==> flow/design.v <==
`timescale 1ns/1ps
module base2_alu #(
  parameter LAT_BIN = 1,   
  parameter LAT_DEC = 8,   
  parameter LAT_DUO = 6    
)(
  input  wire        clk,
  input  wire        rst,
  input  wire        start,
  input  wire [3:0]  opcode,
  input  wire [15:0] a,
  input  wire [15:0] b,
  output reg         busy,
  output reg         done,
  output reg  [31:0] result
);
  reg [7:0] countdown;
  wire [7:0] lat_sel =
      (opcode <= 4'd2) ? LAT_BIN :
      ((opcode <= 4'd5) ? LAT_DEC : LAT_DUO);
  wire [31:0] res_bin =
      (opcode==4'd0)   ? (a + b) :
      (opcode==4'd1)   ? (a - b) :
      (opcode==4'd2)   ? (a * b) :
      (opcode==4'd3)   ? (a + b) :
      (opcode==4'd4)   ? (a - b) :
      (opcode==4'd5) ? (a * 16'd10) :
      (opcode==4'd6) ? (a + b) :
      (opcode==4'd7) ? (a - b) :
      (opcode==4'd8)  ? (a * 16'd3) : 32'd0;
  always @(posedge clk) begin
    if (rst) begin
      busy <= 1'b0; done <= 1'b0; countdown <= 8'd0; result <= 32'd0;
    end else begin
      done <= 1'b0;
      if (start && !busy) begin
        busy      <= 1'b1;
        countdown <= (lat_sel==0) ? 1 : lat_sel;
      end else if (busy) begin
        if (countdown > 8'd1) begin
          countdown <= countdown - 8'd1;
        end else begin
          busy   <= 1'b0;
          done   <= 1'b1;
          result <= res_bin;
        end
      end
    end
  end
endmodule
`timescale 1ns/1ps
module base10_alu #(
  parameter LAT_DEC = 1,   
  parameter LAT_BIN = 6,   
  parameter LAT_DUO = 6    
)(
  input  wire        clk,
  input  wire        rst,
  input  wire        start,
  input  wire [3:0]  opcode,
  input  wire [15:0] a,
  input  wire [15:0] b,
  output reg         busy,
  output reg         done,
  output reg  [31:0] result
);
  reg [7:0] countdown;
  wire [7:0] lat_sel =
      ((opcode>=4'd3) && (opcode<=4'd5)) ? LAT_DEC :
      ((opcode<=4'd2) ? LAT_BIN : LAT_DUO);
  wire [31:0] res_bin =
      (opcode==4'd0)   ? (a + b) :
      (opcode==4'd1)   ? (a - b) :
      (opcode==4'd2)   ? (a * b) :
      (opcode==4'd3)   ? (a + b) :
      (opcode==4'd4)   ? (a - b) :
      (opcode==4'd5) ? (a * 16'd10) :
      (opcode==4'd6) ? (a + b) :
      (opcode==4'd7) ? (a - b) :
      (opcode==4'd8)  ? (a * 16'd3) : 32'd0;
  always @(posedge clk) begin
    if (rst) begin
      busy <= 1'b0; done <= 1'b0; countdown <= 8'd0; result <= 32'd0;
    end else begin
      done <= 1'b0;
      if (start && !busy) begin
        busy      <= 1'b1;
        countdown <= (lat_sel==0) ? 1 : lat_sel;
      end else if (busy) begin
        if (countdown > 8'd1) begin
          countdown <= countdown - 8'd1;
        end else begin
          busy   <= 1'b0;
          done   <= 1'b1;
          result <= res_bin;
        end
      end
    end
  end
endmodule
`timescale 1ns/1ps
module base12_alu #(
  parameter LAT_DUO = 1,   
  parameter LAT_BIN = 6,   
  parameter LAT_DEC = 8    
)(
  input  wire        clk,
  input  wire        rst,
  input  wire        start,
  input  wire [3:0]  opcode,
  input  wire [15:0] a,
  input  wire [15:0] b,
  output reg         busy,
  output reg         done,
  output reg  [31:0] result
);
  reg [7:0] countdown;
  wire [7:0] lat_sel =
      ((opcode>=4'd6) && (opcode<=4'd8)) ? LAT_DUO :
      ((opcode<=4'd2) ? LAT_BIN : LAT_DEC);
  wire [31:0] res_bin =
      (opcode==4'd0)   ? (a + b) :
      (opcode==4'd1)   ? (a - b) :
      (opcode==4'd2)   ? (a * b) :
      (opcode==4'd3)   ? (a + b) :
      (opcode==4'd4)   ? (a - b) :
      (opcode==4'd5) ? (a * 16'd10) :
      (opcode==4'd6) ? (a + b) :
      (opcode==4'd7) ? (a - b) :
      (opcode==4'd8)  ? (a * 16'd3) : 32'd0;
  always @(posedge clk) begin
    if (rst) begin
      busy <= 1'b0; done <= 1'b0; countdown <= 8'd0; result <= 32'd0;
    end else begin
      done <= 1'b0;
      if (start && !busy) begin
        busy      <= 1'b1;
        countdown <= (lat_sel==0) ? 1 : lat_sel;
      end else if (busy) begin
        if (countdown > 8'd1) begin
          countdown <= countdown - 8'd1;
        end else begin
          busy   <= 1'b0;
          done   <= 1'b1;
          result <= res_bin;
        end
      end
    end
  end
endmodule
`timescale 1ns/1ps
module router_extended #(
  parameter B2_LAT_BIN  = 1, B2_LAT_DEC  = 8, B2_LAT_DUO  = 6,
  parameter B10_LAT_DEC = 1, B10_LAT_BIN = 6, B10_LAT_DUO = 6,
  parameter B12_LAT_DUO = 1, B12_LAT_BIN = 6, B12_LAT_DEC = 8
)(
  input  wire        clk,
  input  wire        rst,
  input  wire        start,
  input  wire [2:0]  cond_sel,
  input  wire [3:0]  opcode,
  input  wire [15:0] op_a,
  input  wire [15:0] op_b,
  output reg         busy,
  output reg         done,
  output reg  [31:0] result
);
  localparam [1:0] ROUTE_SENTINEL = 2'd3;
  wire [1:0] forced_target = (cond_sel <= 3'd2) ? cond_sel[1:0] : ROUTE_SENTINEL;
  wire [1:0] full_router_target =
      (opcode <= 4'd2)   ? 2'd0 :
      (opcode <= 4'd5) ? 2'd1 :
                                  2'd2;
  localparam [1:0] DUO_FALLBACK_TARGET = (B10_LAT_DUO <= B2_LAT_DUO) ? 2'd1 : 2'd0;
  wire [1:0] router_210_target =
      (opcode <= 4'd2)   ? 2'd0 :
      (opcode <= 4'd5) ? 2'd1 :
                                  DUO_FALLBACK_TARGET;
  wire [1:0] routed_target =
      (forced_target != ROUTE_SENTINEL) ? forced_target :
      (cond_sel == 3'd3) ? full_router_target :
      (cond_sel == 3'd4) ? router_210_target :
                           full_router_target;  
  reg  start_b2, start_b10, start_b12;
  wire busy_b2, done_b2;   wire [31:0] res_b2;
  wire busy_b10, done_b10; wire [31:0] res_b10;
  wire busy_b12, done_b12; wire [31:0] res_b12;
  base2_alu #(.LAT_BIN(B2_LAT_BIN), .LAT_DEC(B2_LAT_DEC), .LAT_DUO(B2_LAT_DUO)) u_b2(
    .clk(clk), .rst(rst), .start(start_b2), .opcode(opcode), .a(op_a), .b(op_b),
    .busy(busy_b2), .done(done_b2), .result(res_b2)
  );
  base10_alu #(.LAT_DEC(B10_LAT_DEC), .LAT_BIN(B10_LAT_BIN), .LAT_DUO(B10_LAT_DUO)) u_b10(
    .clk(clk), .rst(rst), .start(start_b10), .opcode(opcode), .a(op_a), .b(op_b),
    .busy(busy_b10), .done(done_b10), .result(res_b10)
  );
  base12_alu #(.LAT_DUO(B12_LAT_DUO), .LAT_BIN(B12_LAT_BIN), .LAT_DEC(B12_LAT_DEC)) u_b12(
    .clk(clk), .rst(rst), .start(start_b12), .opcode(opcode), .a(op_a), .b(op_b),
    .busy(busy_b12), .done(done_b12), .result(res_b12)
  );
  localparam S_IDLE=0, S_WAIT=1;
  reg [0:0] st;
  always @(posedge clk) begin
    if (rst) begin
      st <= S_IDLE; busy <= 1'b0; done <= 1'b0;
      start_b2 <= 1'b0; start_b10 <= 1'b0; start_b12 <= 1'b0;
      result <= 32'd0;
    end else begin
      done <= 1'b0;
      start_b2 <= 1'b0; start_b10 <= 1'b0; start_b12 <= 1'b0;
      case (st)
        S_IDLE: begin
          if (start) begin
            busy <= 1'b1;
            if (routed_target==2'd0) start_b2  <= 1'b1;
            if (routed_target==2'd1) start_b10 <= 1'b1;
            if (routed_target==2'd2) start_b12 <= 1'b1;
            st <= S_WAIT;
          end
        end
        S_WAIT: begin
          if ( (routed_target==2'd0 && done_b2) ||
               (routed_target==2'd1 && done_b10) ||
               (routed_target==2'd2 && done_b12) ) begin
            result <= (routed_target==2'd0) ? res_b2 :
                      (routed_target==2'd1) ? res_b10 :
                                              res_b12;
            done   <= 1'b1;
            busy   <= 1'b0;
            st     <= S_IDLE;
          end
        end
      endcase
    end
  end
endmodule
Ticket comment

Tool chain data of router_extended

Each step is given for the RTL above and for the edited RTL.
"unedited" refers to lines of the RTL above, "edited" to lines of the edited file.
"change" is "edited" less "unedited", of the values as shown; "relative change" is that difference over "unedited", in percent.
Library cell names are shortened.
A cell with - has no value.

Design top: router_extended
Clock input: clk
Cell library: sky130hd
Library corner: tt_025C_1v80

Edit of the RTL

Unified diff, file above to edited file.
This change comes from a script, not from a designer; no optimisation was intended.

```diff
@@ -15,5 +15,5 @@
   output reg  [31:0] result
 );
-  reg [7:0] countdown;
+  reg [6:0] countdown;
   wire [7:0] lat_sel =
       (opcode <= 4'd2) ? LAT_BIN :
```

Elaborated design

Counts by Yosys on the flattened word-level netlist (proc, flatten, opt, wreduce; memories kept). Register bits leave out memories and registers merged into their read ports (data or address). Print and check cells are left out. Cells with the same type and inputs are merged into one.

Cells by class:

| element               | unedited | edited | change | relative change (%) |
| add/sub/neg operators | 5        | 5      | 0      | 0.00 |
| order comparisons     | 9        | 9      | 0      | 0.00 |
| bitwise operators     | 11       | 11     | 0      | 0.00 |
| equal/unequal tests   | 15       | 15     | 0      | 0.00 |
| reduce/logical cells  | 37       | 37     | 0      | 0.00 |
| mux-type cells        | 57       | 57     | 0      | 0.00 |
| multiply operators    | 3        | 3      | 0      | 0.00 |

Operators with widths:

| operator                                            | unedited | edited | change | relative change (%) |
| 2-to-1 mux 8 bit                                    | 14       | 9      | -5     | -35.71 |
| 2-to-1 mux 7 bit                                    | 0        | 4      | +4     | - |
| > comparator 8 x 1 -> 1 bit (second input constant) | 3        | 2      | -1     | -33.33 |
| subtractor 8 x 1 -> 8 bit (second input constant)   | 3        | 2      | -1     | -33.33 |
| 2-to-1 mux 4 bit                                    | 2        | 3      | +1     | +50.00 |
| > comparator 7 x 1 -> 1 bit (second input constant) | 0        | 1      | +1     | - |
| subtractor 7 x 1 -> 7 bit (second input constant)   | 0        | 1      | +1     | - |
| 2-to-1 mux 1 bit                                    | 21       | 21     | 0      | 0.00 |
| 2-to-1 mux 32 bit                                   | 11       | 11     | 0      | 0.00 |
| NOT 1 bit                                           | 11       | 11     | 0      | 0.00 |
| logical AND 1 bit                                   | 8        | 8      | 0      | 0.00 |
| 2-to-1 mux 2 bit                                    | 6        | 6      | 0      | 0.00 |
| nonzero test 2 bit                                  | 6        | 6      | 0      | 0.00 |
| AND reduction 2 bit                                 | 5        | 5      | 0      | 0.00 |
| == test 4 x 3 -> 1 bit (second input constant)      | 4        | 4      | 0      | 0.00 |
| OR reduction 3 bit                                  | 4        | 4      | 0      | 0.00 |
| logical NOT 1 bit                                   | 3        | 3      | 0      | 0.00 |
| logical NOT 8 bit                                   | 3        | 3      | 0      | 0.00 |
| AND reduction 3 bit                                 | 3        | 3      | 0      | 0.00 |
| == test 4 x 2 -> 1 bit (second input constant)      | 2        | 2      | 0      | 0.00 |
| logical OR 1 bit                                    | 2        | 2      | 0      | 0.00 |
| inequality test 2 bit (second input constant)       | 2        | 2      | 0      | 0.00 |
| case mux 1 bit (select 2 bit)                       | 2        | 2      | 0      | 0.00 |
| adder 16 x 16 -> 17 bit                             | 1        | 1      | 0      | 0.00 |
| == test 2 x 1 -> 1 bit (second input constant)      | 1        | 1      | 0      | 0.00 |
| == test 2 bit (second input constant)               | 1        | 1      | 0      | 0.00 |
| == test 3 x 2 -> 1 bit (second input constant)      | 1        | 1      | 0      | 0.00 |
| == test 3 bit (second input constant)               | 1        | 1      | 0      | 0.00 |

The list need not be complete.

Storage and ports:

| element                    | unedited | edited | change | relative change (%) |
| input port bits            | 42       | 42     | 0      | 0.00 |
| output and inout port bits | 34       | 34     | 0      | 0.00 |
| bits in registers          | 164      | 163    | -1     | -0.61 |
| elaborated cells           | 156      | 156    | 0      | 0.00 |

Longest topological paths

Depth = most cells in a row (Yosys ltp): at word level without a register or memory, in the mapped netlist without a sequential cell, where the memories' decode and read muxes count.

Logic depth:

| element                      | unedited | edited | change | relative change (%) |
| depth in word-level cells    | 12       | 12     | 0      | 0.00 |
| ABC_AREA                     | 0        | 0      | -      | - |
| depth in mapped cells        | 25       | 25     | 0      | 0.00 |
| depth with buffers taken out | 24       | 24     | 0      | 0.00 |

Netlist

Source: synth_stat.txt of the flow (Yosys; design flattened, memories mapped). It holds for the ABC_AREA given above (unset counts as 0); a run with the other value may have another netlist.

Mapped netlist:

| element                            | unedited | edited   | change | relative change (%) |
| cell count                         | 2,406    | 2,463    | +57    | +2.37 |
| flip-flops                         | 164      | 163      | -1     | -0.61 |
| cell area after synthesis (um^2)   | 19,447.4 | 19,874.1 | +426.7 | +2.19 |
| buffer cells                       | 122      | 130      | +8     | +6.56 |
| sequential part of the area (um^2) | 3,283.1  | 3,263.1  | -20.0  | -0.61 |

Cells by type:

| cell type | unedited | edited | change | relative change (%) |
| a22oi_1   | 3        | 40     | +37    | +1,233.33 |
| o211ai_1  | 50       | 14     | -36    | -72.00 |
| mux2i_1   | 44       | 10     | -34    | -77.27 |
| a311oi_2  | 0        | 32     | +32    | - |
| nand3_1   | 19       | 48     | +29    | +152.63 |
| a21oi_1   | 165      | 143    | -22    | -13.33 |
| nor2_1    | 201      | 220    | +19    | +9.45 |
| nor3_1    | 34       | 47     | +13    | +38.24 |
| a22o_1    | 14       | 1      | -13    | -92.86 |
| xnor2_1   | 48       | 37     | -11    | -22.92 |
| nand2b_1  | 22       | 11     | -11    | -50.00 |
| nand4_1   | 5        | 15     | +10    | +200.00 |
| o22ai_1   | 9        | 18     | +9     | +100.00 |
| o21a_1    | 20       | 12     | -8     | -40.00 |
| buf_6     | 3        | 10     | +7     | +233.33 |
| o21ai_0   | 98       | 92     | -6     | -6.12 |
| clkbuf_1  | 97       | 103    | +6     | +6.19 |
| a31o_2    | 0        | 6      | +6     | - |

The list need not be complete.
By module: a second synthesis without flattening, with its own total; a netlist apart from the flattened one above.

Second synthesis, totals:

| element                                        | unedited | edited   | change | relative change (%) |
| cells (unflattened synthesis)                  | 5,625    | 5,543    | -82    | -1.46 |
| area total of the unflattened synthesis (um^2) | 45,107.0 | 44,707.9 | -399.1 | -0.88 |

Each row is one instance without its submodules.

By module, unedited:

| module          | sequential area (um^2) | times used | cells | area (um^2) |
| base2_alu       | 840.8                  | 1          | 1,862 | 14,720.4 |
| base12_alu      | 840.8                  | 1          | 1,795 | 14,410.1 |
| base10_alu      | 840.8                  | 1          | 1,715 | 13,942.1 |
| router_extended | 760.7                  | 1          | 253   | 2,034.5 |

By module, edited:

| module          | sequential area (um^2) | times used | cells | area (um^2) |
| base12_alu      | 840.8                  | 1          | 1,795 | 14,410.1 |
| base2_alu       | 820.8                  | 1          | 1,749 | 14,159.8 |
| base10_alu      | 840.8                  | 1          | 1,746 | 14,103.5 |
| router_extended | 760.7                  | 1          | 253   | 2,034.5 |

Worst setup path after synthesis

Path of least setup slack by OpenSTA after synthesis, without wires, with an ideal clock, recovery checks aside; 20% of the period is set as input and as output delay. Where synthesis merged equal registers, the netlist keeps one of their names.

Timing post-synthesis:

| element                             | unedited                  | edited                    | change | relative change (%) |
| path kind                           | input to register         | input to register         | -      | - |
| start                               | input op_b[1]             | input op_a[15]            | -      | - |
| end                                 | register u_b12.result[30] | register u_b10.result[29] | -      | - |
| setup time (ns)                     | 0.070                     | 0.137                     | +0.067 | - |
| path delay (ns)                     | 5.716                     | 5.657                     | -0.059 | -1.03 |
| arrival (ns)                        | 7.646                     | 7.520                     | -0.126 | -1.65 |
| slack (ns)                          | 2.284                     | 2.343                     | +0.059 | - |
| required time (ns)                  | 9.930                     | 9.863                     | -0.067 | -0.67 |
| launch time at the first pin (ns)   | 2.000                     | 2.000                     | 0.000  | 0.00 |
| stages                              | 21                        | 21                        | 0      | 0.00 |
| input delay (ns)                    | 2.000                     | 2.000                     | 0.000  | 0.00 |
| buffers on the path                 | 1                         | 1                         | 0      | 0.00 |
| period (ns)                         | 10.0                      | 10.0                      | 0.0    | 0.00 |
| period reached after synthesis (ns) | 7.716                     | 7.657                     | -0.059 | -0.76 |

"path delay" = arrival - input delay + setup time.
"stages" counts driving pins, that of a launching flip-flop among them; a cell with two outputs on the path counts twice.
"period reached after synthesis" is the clock period less the worst setup slack; recovery checks do not enter. This is arithmetic on one report: input and output delays are still those of the set period (20% each).
Between the ends stands the longest chain of elaborated cells between them, by number of cells; it is not shown to be the way that was timed. Of several equally long chains one is given.
Each line given opens the expression or statement behind the cell; cells for indexed reads and writes are added by Yosys, which also makes memories of some case tables.

Between the ends, post-synthesis, unedited:
Path through: clkbuf_1 > nand2_1 > fa_1 > fa_1 > fa_1 > fa_1 > inv_1 > fa_1 > inv_1 > fa_1 > inv_1 > ha_1 > a211oi_1 > o21ai_0 > a31oi_1 > o31ai_2 > a41oi_1 > o21ai_0 > and4_1 > or3_1 > a21oi_1
Length of the longest elaborated chain: 9
Elaborated cells between the ends (all ways): 10
Those cells by class: add/sub: 1; mul: 1; mux: 8

Ends and longest elaborated chain, post-synthesis, unedited:

| element                      | RTL line | RTL |
| start: declaration           | 163      | `input  wire [15:0] op_b,` |
| subtractor 16 x 16 -> 17 bit | 129      | `(opcode==4'd7) ? (a - b) :` |
| 2-to-1 mux 32 bit            | 129      |  |
| 2-to-1 mux 32 bit            | 128      | `(opcode==4'd6) ? (a + b) :` |
| 2-to-1 mux 32 bit            | 127      | `(opcode==4'd5) ? (a * 16'd10) :` |
| 2-to-1 mux 32 bit            | 126      | `(opcode==4'd4)   ? (a - b) :` |
| 2-to-1 mux 32 bit            | 125      | `(opcode==4'd3)   ? (a + b) :` |
| 2-to-1 mux 32 bit            | 124      | `(opcode==4'd2)   ? (a * b) :` |
| 2-to-1 mux 32 bit            | 123      | `(opcode==4'd1)   ? (a - b) :` |
| 2-to-1 mux 32 bit            | 122      | `(opcode==4'd0)   ? (a + b) :` |
| end: assignment              | 133      | `busy <= 1'b0; done <= 1'b0; countdown <= 8'd0; result <= 32'd0;` |
| end: assignment              | 145      | `result <= res_bin;` |
| end: declaration             | 115      | `output reg  [31:0] result` |

Between the ends, post-synthesis, edited:
Path through: clkbuf_1 > nand2_1 > fa_1 > fa_1 > inv_1 > fa_1 > fa_1 > fa_1 > inv_1 > fa_1 > inv_1 > ha_1 > a21oi_1 > o21ai_0 > a221oi_1 > o2111ai_1 > a31oi_1 > o21ai_1 > xor2_1 > o21ai_1 > a211oi_1
Length of the longest elaborated chain: 9
Elaborated cells between the ends (all ways): 10
Those cells by class: add/sub: 1; mul: 1; mux: 8

Ends and longest elaborated chain, post-synthesis, edited:

| element                      | RTL line | RTL |
| start: declaration           | 162      | `input  wire [15:0] op_a,` |
| subtractor 16 x 16 -> 17 bit | 79       | `(opcode==4'd7) ? (a - b) :` |
| 2-to-1 mux 32 bit            | 79       |  |
| 2-to-1 mux 32 bit            | 78       | `(opcode==4'd6) ? (a + b) :` |
| 2-to-1 mux 32 bit            | 77       | `(opcode==4'd5) ? (a * 16'd10) :` |
| 2-to-1 mux 32 bit            | 76       | `(opcode==4'd4)   ? (a - b) :` |
| 2-to-1 mux 32 bit            | 75       | `(opcode==4'd3)   ? (a + b) :` |
| 2-to-1 mux 32 bit            | 74       | `(opcode==4'd2)   ? (a * b) :` |
| 2-to-1 mux 32 bit            | 73       | `(opcode==4'd1)   ? (a - b) :` |
| 2-to-1 mux 32 bit            | 72       | `(opcode==4'd0)   ? (a + b) :` |
| end: assignment              | 83       | `busy <= 1'b0; done <= 1'b0; countdown <= 8'd0; result <= 32'd0;` |
| end: assignment              | 95       | `result <= res_bin;` |
| end: declaration             | 65       | `output reg  [31:0] result` |

Timing after layout

Path of least setup slack in the final report of each run of pair 1 (OpenROAD, finished layout, wires in). Where an end is a register, its clock arrival counts in the times.

Timing after layout:

| element                           | unedited                  | edited                   | change | relative change (%) |
| path kind                         | input to register         | input to register        | -      | - |
| start                             | input op_a[7]             | input op_b[2]            | -      | - |
| end                               | register u_b12.result[30] | register u_b2.result[29] | -      | - |
| arrival (ns)                      | 9.12                      | 9.35                     | +0.23  | +2.52 |
| required time (ns)                | 10.35                     | 10.29                    | -0.06  | -0.58 |
| setup time (ns)                   | 0.07                      | 0.14                     | +0.07  | - |
| launch time at the first pin (ns) | 2.00                      | 2.00                     | 0.00   | 0.00 |
| period (ns)                       | 10.0                      | 10.0                     | 0.0    | 0.00 |
| buffers on the path               | 2                         | 1                        | -1     | -50.00 |
| stages                            | 25                        | 21                       | -4     | -16.00 |
| input delay (ns)                  | 2.00                      | 2.00                     | 0.00   | 0.00 |
| slack (ns)                        | 1.23                      | 0.94                     | -0.29  | - |

Between the ends stands the longest chain of elaborated cells between them, by number of cells; it is not shown to be the way that was timed. Of several equally long chains one is given.

Between the ends, after layout, unedited:
Path through: clkdlybuf4s50_1 > buf_4 > ha_1 > inv_1 > fa_1 > inv_1 > fa_1 > inv_1 > fa_1 > inv_1 > fa_1 > fa_1 > inv_1 > fa_1 > inv_1 > ha_1 > a211oi_1 > o21ai_0 > a31oi_1 > o31ai_2 > a41oi_1 > o21ai_0 > and4_1 > or3_1 > a21oi_1
Length of the longest elaborated chain: 9
Elaborated cells between the ends (all ways): 10
Those cells by class: add/sub: 1; mul: 1; mux: 8

Ends and longest elaborated chain, after layout, unedited:

| element                      | RTL line | RTL |
| start: declaration           | 162      | `input  wire [15:0] op_a,` |
| subtractor 16 x 16 -> 17 bit | 129      | `(opcode==4'd7) ? (a - b) :` |
| 2-to-1 mux 32 bit            | 129      |  |
| 2-to-1 mux 32 bit            | 128      | `(opcode==4'd6) ? (a + b) :` |
| 2-to-1 mux 32 bit            | 127      | `(opcode==4'd5) ? (a * 16'd10) :` |
| 2-to-1 mux 32 bit            | 126      | `(opcode==4'd4)   ? (a - b) :` |
| 2-to-1 mux 32 bit            | 125      | `(opcode==4'd3)   ? (a + b) :` |
| 2-to-1 mux 32 bit            | 124      | `(opcode==4'd2)   ? (a * b) :` |
| 2-to-1 mux 32 bit            | 123      | `(opcode==4'd1)   ? (a - b) :` |
| 2-to-1 mux 32 bit            | 122      | `(opcode==4'd0)   ? (a + b) :` |
| end: assignment              | 133      | `busy <= 1'b0; done <= 1'b0; countdown <= 8'd0; result <= 32'd0;` |
| end: assignment              | 145      | `result <= res_bin;` |
| end: declaration             | 115      | `output reg  [31:0] result` |

Between the ends, after layout, edited:
Path through: clkdlybuf4s50_1 > nand2_1 > fa_1 > fa_1 > inv_1 > fa_1 > fa_1 > fa_1 > inv_1 > fa_1 > inv_1 > ha_1 > a21oi_1 > o21ai_0 > a221oi_1 > o2111ai_1 > a31oi_1 > o21ai_1 > xor2_1 > o21ai_1 > a211oi_1
Length of the longest elaborated chain: 9
Elaborated cells between the ends (all ways): 10
Those cells by class: add/sub: 1; mul: 1; mux: 8

Ends and longest elaborated chain, after layout, edited:

| element                      | RTL line | RTL |
| start: declaration           | 163      | `input  wire [15:0] op_b,` |
| subtractor 16 x 16 -> 17 bit | 29       | `(opcode==4'd7) ? (a - b) :` |
| 2-to-1 mux 32 bit            | 29       |  |
| 2-to-1 mux 32 bit            | 28       | `(opcode==4'd6) ? (a + b) :` |
| 2-to-1 mux 32 bit            | 27       | `(opcode==4'd5) ? (a * 16'd10) :` |
| 2-to-1 mux 32 bit            | 26       | `(opcode==4'd4)   ? (a - b) :` |
| 2-to-1 mux 32 bit            | 25       | `(opcode==4'd3)   ? (a + b) :` |
| 2-to-1 mux 32 bit            | 24       | `(opcode==4'd2)   ? (a * b) :` |
| 2-to-1 mux 32 bit            | 23       | `(opcode==4'd1)   ? (a - b) :` |
| 2-to-1 mux 32 bit            | 22       | `(opcode==4'd0)   ? (a + b) :` |
| end: assignment              | 33       | `busy <= 1'b0; done <= 1'b0; countdown <= 8'd0; result <= 32'd0;` |
| end: assignment              | 45       | `result <= res_bin;` |
| end: declaration             | 15       | `output reg  [31:0] result` |

Flow runs

Runs of the flow (Yosys, OpenROAD) on both versions; the two runs of a pair have the same settings. The constraints put input and output delay at 20% of the set period each and load the outputs with 0.01 pF.

Settings, pair 1:
period_ns: 10.0
CAP_MARGIN: 20
CORE_MARGIN: 2
CORE_UTILIZATION: 40
SLEW_MARGIN: 20

Final reports, pair 1:

| element                                       | unedited | edited   | change   | relative change (%) |
| worst slack on setup checks (ns)              | 1.228    | 0.939    | -0.289   | - |
| chip area in the Yosys report (um^2)          | 19,447.4 | 19,874.1 | +426.7   | +2.19 |
| standard-cell area of the final layout (um^2) | 21,360.5 | 21,894.7 | +534.2   | +2.50 |
| reached clock period (ns)                     | 8.772    | 9.061    | +0.289   | +3.29 |
| die size (um^2)                               | 50,398.0 | 51,483.6 | +1,085.6 | +2.15 |
| worst-case hold slack (ns)                    | 0.451    | 0.454    | +0.003   | - |
| setup TNS (ns)                                | 0.000    | 0.000    | 0.000    | - |

Settings, pair 2:
CELL_PAD_IN_SITES_GLOBAL_PLACEMENT: 3
CORE_ASPECT_RATIO: 1.81
CORE_UTILIZATION: 34
CTS_CLUSTER_DIAMETER: 255
GPL_ROUTABILITY_DRIVEN: 0
MIN_ROUTING_LAYER: met1
PLACE_DENSITY_LB_ADDON: 0.1
SETUP_SLACK_MARGIN: -0.0
SLEW_MARGIN: 40
period_ns: 5.55
CAP_MARGIN: 20
CORE_MARGIN: 2

Final reports, pair 2:

| element                                       | unedited | edited   | change   | relative change (%) |
| worst slack on setup checks (ns)              | -0.825   | -0.983   | -0.158   | - |
| chip area in the Yosys report (um^2)          | 19,447.4 | 19,874.1 | +426.7   | +2.19 |
| standard-cell area of the final layout (um^2) | 25,588.3 | 27,032.2 | +1,443.9 | +5.64 |
| reached clock period (ns)                     | 6.375    | 6.533    | +0.158   | +2.48 |
| die size (um^2)                               | 59,211.8 | 60,488.5 | +1,276.7 | +2.16 |
| worst-case hold slack (ns)                    | 0.453    | 0.453    | 0.000    | - |
| setup TNS (ns)                                | -46.178  | -52.927  | -6.749   | - |

"reached clock period" is the run's clock period less its worst setup slack. It is reckoned from that one timing run; input and output delays stay at 20% of the period that was set.
